==> flow/design.v <==
module Decoder (
input  wire [1:0] IN ,
output reg  [3:0] OUT
);
always @(*)
  begin
  OUT = 4'b0000 ;
    case (IN)
     2'b00 : OUT = 4'b0001 ;
     2'b01 : OUT = 4'b0010 ;          
     2'b10 : OUT = 4'b0100 ;     
     2'b11 : OUT = 4'b1000 ;     
   endcase
 end 
 endmodule
module ARITHMATIC_UNIT
  #(parameter IN_DATA_WIDTH= 16,
              OUT_DATA_WIDTH=16
  )
  (
  input wire      [IN_DATA_WIDTH-1:0]        A,
  input wire      [IN_DATA_WIDTH-1:0]        B,
  input wire      [1:0]                      ALU_FUN,
  input wire                                 Clk,
  input wire                                 RST,
  input wire                                 Arithmaitc_Enable,
  output reg     [OUT_DATA_WIDTH-1:0]       Arith_out,
  output reg                                Arith_Flag,
  output reg                                Carry_out
  );
   reg     [OUT_DATA_WIDTH-1:0]       Arith_out_signal;
   reg     [1:0]                      Arith_Flag_signal;
   wire                              Carry_out_signal;
always@(posedge Clk or negedge RST)
begin
  if(!RST)
    begin
      Arith_out<=0;
      Arith_Flag<=0;
      Carry_out<=0;
    end
  else 
    begin
     Arith_out<=Arith_out_signal;
     Arith_Flag<=Arith_Flag_signal;
     Carry_out<=Carry_out_signal;
    end
end
always@(*)
begin
  Arith_out_signal=16'b0;
  Arith_Flag_signal=1'b0;
  if(Arithmaitc_Enable)
    begin
      case(ALU_FUN)
        2'b00:begin
          Arith_out_signal=A+B;
            Arith_Flag_signal=1'b1;
        end
        2'b01:begin
          Arith_out_signal=A-B;
            Arith_Flag_signal=1'b1;
        end
        2'b10:begin
          Arith_out_signal=A*B;
            Arith_Flag_signal=1'b1;
        end
        2'b11:begin
          Arith_out_signal=(B==0)?32'h0000FFFF:A/B;
            Arith_Flag_signal=1'b1;
        end   
    endcase
    end
    else
      begin
        Arith_out_signal=16'b0;
        Arith_Flag_signal=1'b0;
      end
end
assign  Carry_out_signal= Arith_out_signal[IN_DATA_WIDTH];
endmodule
module LOGIC_UNIT
   #(parameter IN_DATA_WIDTH= 16,
              OUT_DATA_WIDTH=16
  )
  (
  input wire      [IN_DATA_WIDTH-1:0]        A,
  input wire      [IN_DATA_WIDTH-1:0]        B,
  input wire      [1:0]                      ALU_FUN,
  input wire                                 Clk,
  input wire                                 RST,
  input wire                                 LOGIC_Enable,
  output reg     [OUT_DATA_WIDTH-1:0]        LOGICAL_out,
  output reg                                 LOGICAL_Flag
  );
  reg [OUT_DATA_WIDTH-1:0]        LOGICAL_out_signal;
  reg                             LOGICAL_Flag_siganl;
  always@(posedge Clk or negedge RST)
  begin
    if(!RST)
      begin
      LOGICAL_out<=16'b0;
      LOGICAL_Flag<=1'b0;
      end
    else
      begin
      LOGICAL_out<=LOGICAL_out_signal;
      LOGICAL_Flag<=LOGICAL_Flag_siganl;
      end
  end
  always@(*)
  begin
    LOGICAL_Flag_siganl=1'b0;
    LOGICAL_out_signal=16'b0;
    if(LOGIC_Enable)
      begin
        case(ALU_FUN)
           2'b00 : begin
              LOGICAL_out_signal = A & B ;
              LOGICAL_Flag_siganl = 1'b1 ;              
		      end
          2'b01 : begin
              LOGICAL_out_signal = A | B ;
              LOGICAL_Flag_siganl = 1'b1 ;           
		      end
         2'b10 : begin
              LOGICAL_out_signal = ~(A & B) ;
              LOGICAL_Flag_siganl = 1'b1 ;           
		      end
         2'b11 : begin
              LOGICAL_out_signal = ~(A | B) ;
              LOGICAL_Flag_siganl = 1'b1 ;           
		      end
		    endcase
		   end
		   else
		     begin
		        LOGICAL_Flag_siganl=1'b0;
            LOGICAL_out_signal=16'b0;
		       end
		end
		endmodule
module SHIFT_UNIT  
   #(parameter IN_DATA_WIDTH= 16,
              OUT_DATA_WIDTH=16
  )
  (
  input wire      [IN_DATA_WIDTH-1:0]        A,
  input wire      [IN_DATA_WIDTH-1:0]        B,
  input wire      [1:0]                      ALU_FUN,
  input wire                                 Clk,
  input wire                                 RST,
  input wire                                 SHIFT_Enable,
  output reg     [OUT_DATA_WIDTH-1:0]        SHIFT_OUT,
  output reg                                 SHIFT_FLAG
  );
  reg [OUT_DATA_WIDTH-1:0]        SHIFT_OUT_SIGNAL;
  reg                             SHIFT_FLAG_SIGNAL;
  always@(posedge Clk or negedge RST)
  begin
    if(!RST)
      begin
        SHIFT_OUT<=16'b0;
        SHIFT_FLAG<=1'b0;
      end
    else
      begin
      SHIFT_OUT<=SHIFT_OUT_SIGNAL;
      SHIFT_FLAG<=SHIFT_FLAG_SIGNAL;
      end
  end
  always@(*)
  begin 
    SHIFT_OUT_SIGNAL = 1'b0 ;
    SHIFT_FLAG_SIGNAL = 1'b0 ;
	if(SHIFT_Enable)
      case (ALU_FUN)
      2'b00 : begin
              SHIFT_OUT_SIGNAL = A >> 1  ;
              SHIFT_FLAG_SIGNAL = 1'b1 ;              
		      end
      2'b01 : begin
              SHIFT_OUT_SIGNAL = A << 1 ;
              SHIFT_FLAG_SIGNAL = 1'b1 ;           
		      end
      2'b10 : begin
              SHIFT_OUT_SIGNAL = B >> 1 ;
              SHIFT_FLAG_SIGNAL = 1'b1 ;           
		      end
      2'b11 : begin
              SHIFT_OUT_SIGNAL = B << 1 ;
              SHIFT_FLAG_SIGNAL = 1'b1 ;           
		      end
      endcase
	else
	 begin
      SHIFT_OUT_SIGNAL = 1'b0 ;
      SHIFT_FLAG_SIGNAL = 1'b0 ;
     end
 end
 endmodule
module CMP_UNIT 
  #(parameter IN_DATA_WIDTH= 16,
              OUT_DATA_WIDTH=16
  )
    (
  input wire      [IN_DATA_WIDTH-1:0]        A,
  input wire      [IN_DATA_WIDTH-1:0]        B,
  input wire      [1:0]                      ALU_FUN,
  input wire                                 Clk,
  input wire                                 RST,
  input wire                                 CMP_Enable,
  output reg     [OUT_DATA_WIDTH-1:0]        CMP_out,
  output reg                                 CMP_Flag
  );
  reg [OUT_DATA_WIDTH-1:0]        CMP_out_signal;
  reg                             CMP_Flag_siganl;
  always@(posedge Clk or negedge RST)
  begin
    if(!RST)
      begin
        CMP_out<=16'b0;
        CMP_Flag<=1'b0; 
      end
    else
      begin
      CMP_out<=CMP_out_signal;
      CMP_Flag<=CMP_Flag_siganl;
      end
  end
  always@(*)
  begin
    CMP_Flag_siganl=1'b0;
    CMP_out_signal=16'b0;
    if(CMP_Enable)
      begin
        case(ALU_FUN)
           2'b00 : begin
              CMP_out_signal = 16'b0  ;
              CMP_Flag_siganl = 1'b1 ;              
		               end
           2'b01 : begin
              CMP_Flag_siganl = 1'b1 ;  
              if (A==B)
                CMP_out_signal = 16'b1;
              else
                CMP_out_signal = 16'b0;			  
		               end
          2'b10 : begin
              CMP_Flag_siganl = 1'b1 ;  
              if (A>B)
                CMP_out_signal = 16'b10;
              else
                CMP_out_signal = 16'b0;			  
		              end
          2'b11 : begin
              CMP_Flag_siganl = 1'b1 ; 
              if (A<B)
                CMP_out_signal = 16'b11;
              else
                CMP_out_signal = 16'b0;			  
		              end
		         endcase
		     end
		   else
		     begin
		        CMP_Flag_siganl=1'b0;
            CMP_out_signal=16'b0;
		       end
		end
		endmodule
module ALU_TOP 
  #(parameter INDATA_WIDTH=16,
              Arithmatic_width=INDATA_WIDTH+INDATA_WIDTH,
              Logic_Width= INDATA_WIDTH,
              Shift_Width=INDATA_WIDTH,
              CMP_Width=3
  )
(
input wire [INDATA_WIDTH-1:0]           A,
input wire [INDATA_WIDTH-1:0]           B,
input wire [3:0]                        ALU_FUN,
input wire                              CLK,
input wire                              RST,
output wire [Arithmatic_width-1:0]      Arith_OUT,
output wire [Logic_Width-1:0]           Logic_OUT,
output wire [Shift_Width-1:0]           Shift_OUT,
output wire [CMP_Width-1:0]             CMP_OUT,
output wire                             Arith_FLAG,
output wire                             Carry_OUT,
output wire                             Logic_FLAG,
output wire                             Shift_FLAG,
output wire                             CMP_FLAG
);
wire                  Arith_enable ;
wire                  Logic_enable ;
wire                  Shift_enable ;
wire                  CMP_enable ;
Decoder mapping_Decoder(
.IN(ALU_FUN[3:2]),
.OUT({Shift_enable,CMP_enable,Logic_enable,Arith_enable})
);
ARITHMATIC_UNIT #(.IN_DATA_WIDTH(INDATA_WIDTH),.OUT_DATA_WIDTH(Arithmatic_width))mapping_Arith
(
.A(A),
.B(B),
.ALU_FUN(ALU_FUN[1:0]),
.Clk(CLK),
.RST(RST),
.Arithmaitc_Enable(Arith_enable),
.Arith_out(Arith_OUT),
.Arith_Flag(Arith_FLAG),
.Carry_out(Carry_OUT)
);
LOGIC_UNIT #(.IN_DATA_WIDTH(INDATA_WIDTH),.OUT_DATA_WIDTH(Logic_Width))mapping_Logic
(
.A(A),
.B(B),
.ALU_FUN(ALU_FUN[1:0]),
.Clk(CLK),
.RST(RST),
.LOGIC_Enable(Logic_enable),
.LOGICAL_out(Logic_OUT),
.LOGICAL_Flag(Logic_FLAG)
);
SHIFT_UNIT  #(.IN_DATA_WIDTH(INDATA_WIDTH),.OUT_DATA_WIDTH(Shift_Width))mapping_Shift
(
.A(A),
.B(B),
.ALU_FUN(ALU_FUN[1:0]),
.Clk(CLK),
.RST(RST),
.SHIFT_Enable(Shift_enable),
.SHIFT_OUT(Shift_OUT),
.SHIFT_FLAG(Shift_FLAG)
);
CMP_UNIT #(.IN_DATA_WIDTH(INDATA_WIDTH),.OUT_DATA_WIDTH(CMP_Width))mapping_Cmp
(
.A(A),
.B(B),
.ALU_FUN(ALU_FUN[1:0]),
.Clk(CLK),
.RST(RST),
.CMP_Enable(CMP_enable),
.CMP_out(CMP_OUT),
.CMP_Flag(CMP_FLAG)
);
endmodule
From RTL to reports: ALU_TOP

The steps from the RTL of ALU_TOP to its reports follow in flow order.
Line numbers count from 1 in the design file above.
Operators: Yosys type, input widths -> output width; for muxes data width and select width s.
The mark n/a stands for no value.

Top: ALU_TOP
Clock port: CLK
Cell library: sky130hd
Timing corner: tt_025C_1v80

Elaborated design

Counts by Yosys on the flattened word-level netlist (proc, flatten, opt, wreduce; memories kept). Register bits leave out memories and registers merged into their read ports (data or address); mux counts leave out enables and synchronous resets folded into registers. Print and check cells are left out.

Add/subtract/negate cells: 2
Multipliers: 1
Div/mod/pow operators: 1
Magnitude comparators: 2
Eq/ne operators: 7
Shift-type cells: 0
Muxes and demuxes: 19
Bitwise gates (word level): 4
Reduce/logical cells: 4

Operators by type and width:

| cell               | number |
| $div 16x16->32     | 1 |
| $mul 16x16->32     | 1 |
| $pmux 32 s4        | 1 |
| $pmux 16 s4        | 2 |
| $mux 32            | 2 |
| $not 16->16        | 2 |
| $mux 16            | 2 |
| $add 16x16->17     | 1 |
| $sub 16x16->17     | 1 |
| $gt 16x16->1       | 1 |
| $lt 16x16->1       | 1 |
| $eq 16x16->1       | 1 |
| $and 16x16->16     | 1 |
| $or 16x16->16      | 1 |
| $logic_not 16->1   | 1 |
| $pmux 4 s4         | 1 |
| $pmux 3 s4         | 1 |
| $eq 2x2->1 const B | 4 |
| $mux 1             | 7 |
| $eq 2x1->1 const B | 2 |
| $logic_not 2->1    | 2 |
| $reduce_or 4->1    | 1 |
| $mux 2             | 2 |
| $mux 3             | 1 |

Register bits: 72
Bits in latches: 0
RAM bits: 0
Memory bits (read-only): 0
Word width x clocked read ports: 0
Memory cells: 0
Input port bits: 38
Elaborated cells: 49

Longest topological paths

Yosys ltp: most cells in a row. Word level: on the elaborated netlist, between registers, memories and ports. Mapped: between sequential cells and ports; inverters and the memories' decode and read muxes count.

Depth after elaboration: 4
ABC_AREA: 0
Mapped depth: 488
Gate-level depth less buffers: 446

After synthesis

The flow's flattened synthesis, as Yosys stat reports it; memories are mapped. The netlist is that of the ABC_AREA named above (0 if unset); the other value can give another one.
Totals and module areas in this step are rounded.

Cell types:

| cell                      | number | area in all (um^2) |
| sky130_fd_sc_hd__ha_1     | 546    | 6.83E+03 |
| sky130_fd_sc_hd__fa_1     | 196    | 3.92E+03 |
| sky130_fd_sc_hd__nor2_1   | 478    | 1.79E+03 |
| sky130_fd_sc_hd__dfrtp_1  | 70     | 1,751.68 |
| sky130_fd_sc_hd__a21oi_1  | 331    | 1.66E+03 |
| sky130_fd_sc_hd__nand2_1  | 441    | 1.66E+03 |
| sky130_fd_sc_hd__xnor2_1  | 177    | 1.55E+03 |
| sky130_fd_sc_hd__o21a_1   | 204    | 1.53E+03 |
| sky130_fd_sc_hd__inv_1    | 336    | 1,261.21 |
| sky130_fd_sc_hd__nor3_1   | 217    | 1.09E+03 |
| sky130_fd_sc_hd__mux2_2   | 82     | 923.386 |
| sky130_fd_sc_hd__o21ai_0  | 156    | 780.749 |
| sky130_fd_sc_hd__a21o_1   | 84     | 630.605 |
| sky130_fd_sc_hd__xor2_1   | 68     | 595.571 |
| sky130_fd_sc_hd__o31ai_1  | 76     | 570.547 |
| sky130_fd_sc_hd__or2_2    | 76     | 475.456 |
| sky130_fd_sc_hd__clkbuf_1 | 122    | 457.939 |
| sky130_fd_sc_hd__and2_1   | 58     | 362.848 |

Other cell types: 101; their cells: 878.

Standard cells after synthesis: 4,596
Chip area (Yosys): 34,700 um^2
Flip-flops: 70

The figures by module come from a second, unflattened synthesis with its own total; it is not the netlist above.

Cell total of the unflattened synthesis: 4,649
Area (unflattened synthesis): 35,000 um^2

Rows give one instance, submodules left out.

By module:

| module          | instances | cells | area (um^2) | seq. area (um^2) |
| ARITHMATIC_UNIT | 1         | 4,462 | 32,900      | 826 |
| LOGIC_UNIT      | 1         | 56    | 807         | 425 |
| SHIFT_UNIT      | 1         | 55    | 732         | 425 |
| CMP_UNIT        | 1         | 72    | 547         | 75.1 |
| Decoder         | 1         | 4     | 26.3        | 0.0 |
| ALU_TOP         | 1         | 0     | 0.0         | 0.0 |

Path before layout

Path of least setup slack by OpenSTA after synthesis, without wires, with an ideal clock, recovery checks aside; 20% of the period is set as input and as output delay. Where synthesis merged equal registers, the netlist keeps one of their names.

Kind: in2reg
Start point: in B[1]
End point: reg mapping_Arith.Arith_out[0]
Period: 110.0 ns
Library setup time: 0.133 ns
Launch time at the first pin: 22.000 ns
Arrival: 113.332 ns
Data required time: 109.867 ns
Slack: -3.465 ns
Path delay: 91.465 ns
Driving pins on the path: 459
Path buffers: 51
Period reached after synthesis: 113.465 ns

"path delay" = arrival - input delay + setup time.
"driving pins on the path": output pins that drive a net of the path, with the launching flip-flop's if there is one; two outputs of one cell count as two.
"period reached after synthesis" = period - worst setup slack (recovery checks aside). The figure is calculated, with input and output delays left at 20% of the set period.
Between the ends stands the longest chain of elaborated cells between them, by number of cells; it is not shown to be the way that was timed. Of several equally long chains one is given.
Each line given opens the expression or statement behind the cell; cells for indexed reads and writes are added by Yosys, which also makes memories of some case tables.

Path through: sky130_fd_sc_hd__clkbuf_1 > sky130_fd_sc_hd__clkinv_1 > sky130_fd_sc_hd__ha_1 > sky130_fd_sc_hd__or3_1 > sky130_fd_sc_hd__nand3_1 > sky130_fd_sc_hd__nor4_1 > sky130_fd_sc_hd__a31o_2 > sky130_fd_sc_hd__ha_1 > sky130_fd_sc_hd__a21oi_1 > sky130_fd_sc_hd__nand2_1 > sky130_fd_sc_hd__and4_1 > sky130_fd_sc_hd__a311oi_1 > sky130_fd_sc_hd__nor2_1 > sky130_fd_sc_hd__ha_1 > sky130_fd_sc_hd__o21a_1 > sky130_fd_sc_hd__nor2_1 > sky130_fd_sc_hd__or4_1 > sky130_fd_sc_hd__buf_2 > (+423 left out) > sky130_fd_sc_hd__a21oi_1 > sky130_fd_sc_hd__nor2b_1 > sky130_fd_sc_hd__o21ai_0 > sky130_fd_sc_hd__nand2b_1 > sky130_fd_sc_hd__a21oi_1 > sky130_fd_sc_hd__nor2b_1 > sky130_fd_sc_hd__o21ai_0 > sky130_fd_sc_hd__nand2b_1 > sky130_fd_sc_hd__a21oi_1 > sky130_fd_sc_hd__nor2b_1 > sky130_fd_sc_hd__o21ai_0 > sky130_fd_sc_hd__nand2b_1 > sky130_fd_sc_hd__a21oi_1 > sky130_fd_sc_hd__nor2b_1 > sky130_fd_sc_hd__o21ai_0 > sky130_fd_sc_hd__and4_1 > sky130_fd_sc_hd__o221a_2 > sky130_fd_sc_hd__a31oi_1
Cells in the longest elaborated chain: 4
Elaborated cells on any way between the ends: 5
Source lines of those cells: 3
Those cells by class: div (1); mux (3); reduce/logical (1)

RTL lines, path post-synthesis:

| element            | line | source |
| start: declaration | 281  | `input wire [INDATA_WIDTH-1:0]           B,` |
| $div 16x16->32     | 69   | `Arith_out_signal=(B==0)?32'h0000FFFF:A/B;` |
| $mux 32            | 69   |  |
| $pmux 32 s4        | 55   | `case(ALU_FUN)` |
| $mux 32            | 53   | `if(Arithmaitc_Enable)` |
| end: assignment    | 38   | `Arith_out<=0;` |
| end: assignment    | 44   | `Arith_out<=Arith_out_signal;` |
| end: declaration   | 27   | `output reg     [OUT_DATA_WIDTH-1:0]       Arith_out,` |

Path in the finished layout

From the final timing report of entry B: the path of least setup slack in the routed layout; clock arrival at registers is part of the times.

Kind: in2reg
Start point: in B[0]
End point: reg mapping_Arith.Arith_out[0]
Period: 107.0 ns
Library setup time: 0.12 ns
Launch time at the first pin: 21.40 ns
Arrival: 103.14 ns
Data required time: 107.26 ns
Slack: 4.12 ns
Driving pins on the path: 430
Path buffers: 9

Between the ends stands the longest chain of elaborated cells between them, by number of cells; it is not shown to be the way that was timed. Of several equally long chains one is given.

Path through: sky130_fd_sc_hd__clkdlybuf4s50_1 > sky130_fd_sc_hd__xnor2_1 > sky130_fd_sc_hd__nor4_2 > sky130_fd_sc_hd__buf_4 > sky130_fd_sc_hd__and2_1 > sky130_fd_sc_hd__ha_1 > sky130_fd_sc_hd__or3_1 > sky130_fd_sc_hd__nand3_2 > sky130_fd_sc_hd__nor4_4 > sky130_fd_sc_hd__a31o_2 > sky130_fd_sc_hd__ha_4 > sky130_fd_sc_hd__o211ai_1 > sky130_fd_sc_hd__nand2_1 > sky130_fd_sc_hd__buf_4 > sky130_fd_sc_hd__nand4_1 > sky130_fd_sc_hd__nor2_1 > sky130_fd_sc_hd__nor2_1 > sky130_fd_sc_hd__ha_1 > (+394 left out) > sky130_fd_sc_hd__a21oi_1 > sky130_fd_sc_hd__nor2b_1 > sky130_fd_sc_hd__o21ai_1 > sky130_fd_sc_hd__nand2b_1 > sky130_fd_sc_hd__a21oi_1 > sky130_fd_sc_hd__nor2b_1 > sky130_fd_sc_hd__o21ai_1 > sky130_fd_sc_hd__nand2b_1 > sky130_fd_sc_hd__a21oi_2 > sky130_fd_sc_hd__nor2b_1 > sky130_fd_sc_hd__o21ai_1 > sky130_fd_sc_hd__nand2b_1 > sky130_fd_sc_hd__a21oi_2 > sky130_fd_sc_hd__nor2b_1 > sky130_fd_sc_hd__o21ai_1 > sky130_fd_sc_hd__and4_1 > sky130_fd_sc_hd__o221a_2 > sky130_fd_sc_hd__a31oi_1
Cells in the longest elaborated chain: 4
Elaborated cells on any way between the ends: 8
Source lines of those cells: 6
Those cells by class: add/sub (2); mul (1); div (1); mux (3); reduce/logical (1)

RTL lines, path after layout:

| element            | line | source |
| start: declaration | 281  | `input wire [INDATA_WIDTH-1:0]           B,` |
| $div 16x16->32     | 69   | `Arith_out_signal=(B==0)?32'h0000FFFF:A/B;` |
| $mux 32            | 69   |  |
| $pmux 32 s4        | 55   | `case(ALU_FUN)` |
| $mux 32            | 53   | `if(Arithmaitc_Enable)` |
| end: assignment    | 38   | `Arith_out<=0;` |
| end: assignment    | 44   | `Arith_out<=Arith_out_signal;` |
| end: declaration   | 27   | `output reg     [OUT_DATA_WIDTH-1:0]       Arith_out,` |

Top module ALU_TOP; platform sky130hd; tools Yosys and OpenROAD; 5 stored runs in no particular order. Input and output delays are each 20% of the period that was set; the output load is 0.01 pF.
By "clock period reached" is meant the clock period of the run minus its worst setup slack. This is arithmetic on one report: input and output delays are still those of the set period (20% each).
"critical path time": the worst setup path's part of the clock period (all of it between registers, 20% less for each end at a port) less its slack. A launch clock that arrives late makes it longer, a capture clock that arrives late makes it shorter.
Measured values are rounded.
A setting shown as - is not set for that run.
Results: - = not shown.

| name                                          | entry A | entry B | entry C | entry D | entry E |
| CELL_PAD_IN_SITES_DETAIL_PLACEMENT            | 1       | -       | -       | 1       | -       |
| CORE_ASPECT_RATIO                             | 1.16    | -       | -       | 1.16    | -       |
| CORE_MARGIN                                   | 7       | 2       | 5       | 7       | 2       |
| CORE_UTILIZATION                              | 58      | 40      | 36      | 40      | 18      |
| CTS_CLUSTER_SIZE                              | 82      | -       | -       | -       | -       |
| GPL_ROUTABILITY_DRIVEN                        | 1       | -       | -       | -       | -       |
| MIN_ROUTING_LAYER                             | met2    | -       | -       | -       | met2    |
| PLACE_DENSITY                                 | 0.48    | -       | 0.53    | -       | -       |
| TNS_END_PERCENT                               | 10      | -       | -       | 95      | -       |
| period_ns                                     | 65.7    | 107.0   | 179.0   | 110.0   | 74.4    |
| CAP_MARGIN                                    | 20      | 20      | 25      | 20      | 10      |
| SLEW_MARGIN                                   | 20      | 20      | 15      | 20      | 20      |
| SETUP_SLACK_MARGIN                            | -       | 3.34    | -       | -       | -2.0    |
| ABC_AREA                                      | -       | -       | 1       | -       | 0       |
| MAX_ROUTING_LAYER                             | -       | -       | met4    | -       | -       |
| HOLD_SLACK_MARGIN                             | -       | -       | -       | 0.16    | -       |
| PLACE_DENSITY_LB_ADDON                        | -       | -       | -       | 0.15    | 0.21    |
| CELL_PAD_IN_SITES_GLOBAL_PLACEMENT            | -       | -       | -       | -       | 2       |
| CTS_CLUSTER_DIAMETER                          | -       | -       | -       | -       | 343     |
| GPL_TIMING_DRIVEN                             | -       | -       | -       | -       | 1       |
| synthesized cell area (um^2)                  | -       | 34,700  | 35,900  | 34,700  | 34,700  |
| final setup TNS (ns)                          | -       | 0.000   | 0.000   | 0.000   | -73.2   |
| setup slack of the critical path (ns)         | -       | 4.12    | 49.8    | 3.99    | -21.1   |
| critical path time (ns)                       | -       | 81.48   | 93.38   | 84.01   | 80.64   |
| critical path type                            | -       | in2reg  | in2reg  | in2reg  | in2reg  |
| clock period reached (ns)                     | -       | 102.879 | 129.178 | 106.011 | 95.517  |
| utilization (%)                               | -       | 49.6    | 39.2    | 47.7    | 28.2    |
| standard-cell area of the final layout (um^2) | -       | 42,500  | 38,700  | 41,000  | 54,200  |
| die size (um^2)                               | -       | 89,000  | 106,000 | 95,100  | 196,000 |

Entry A: incomplete, placement halted on DPL-0033
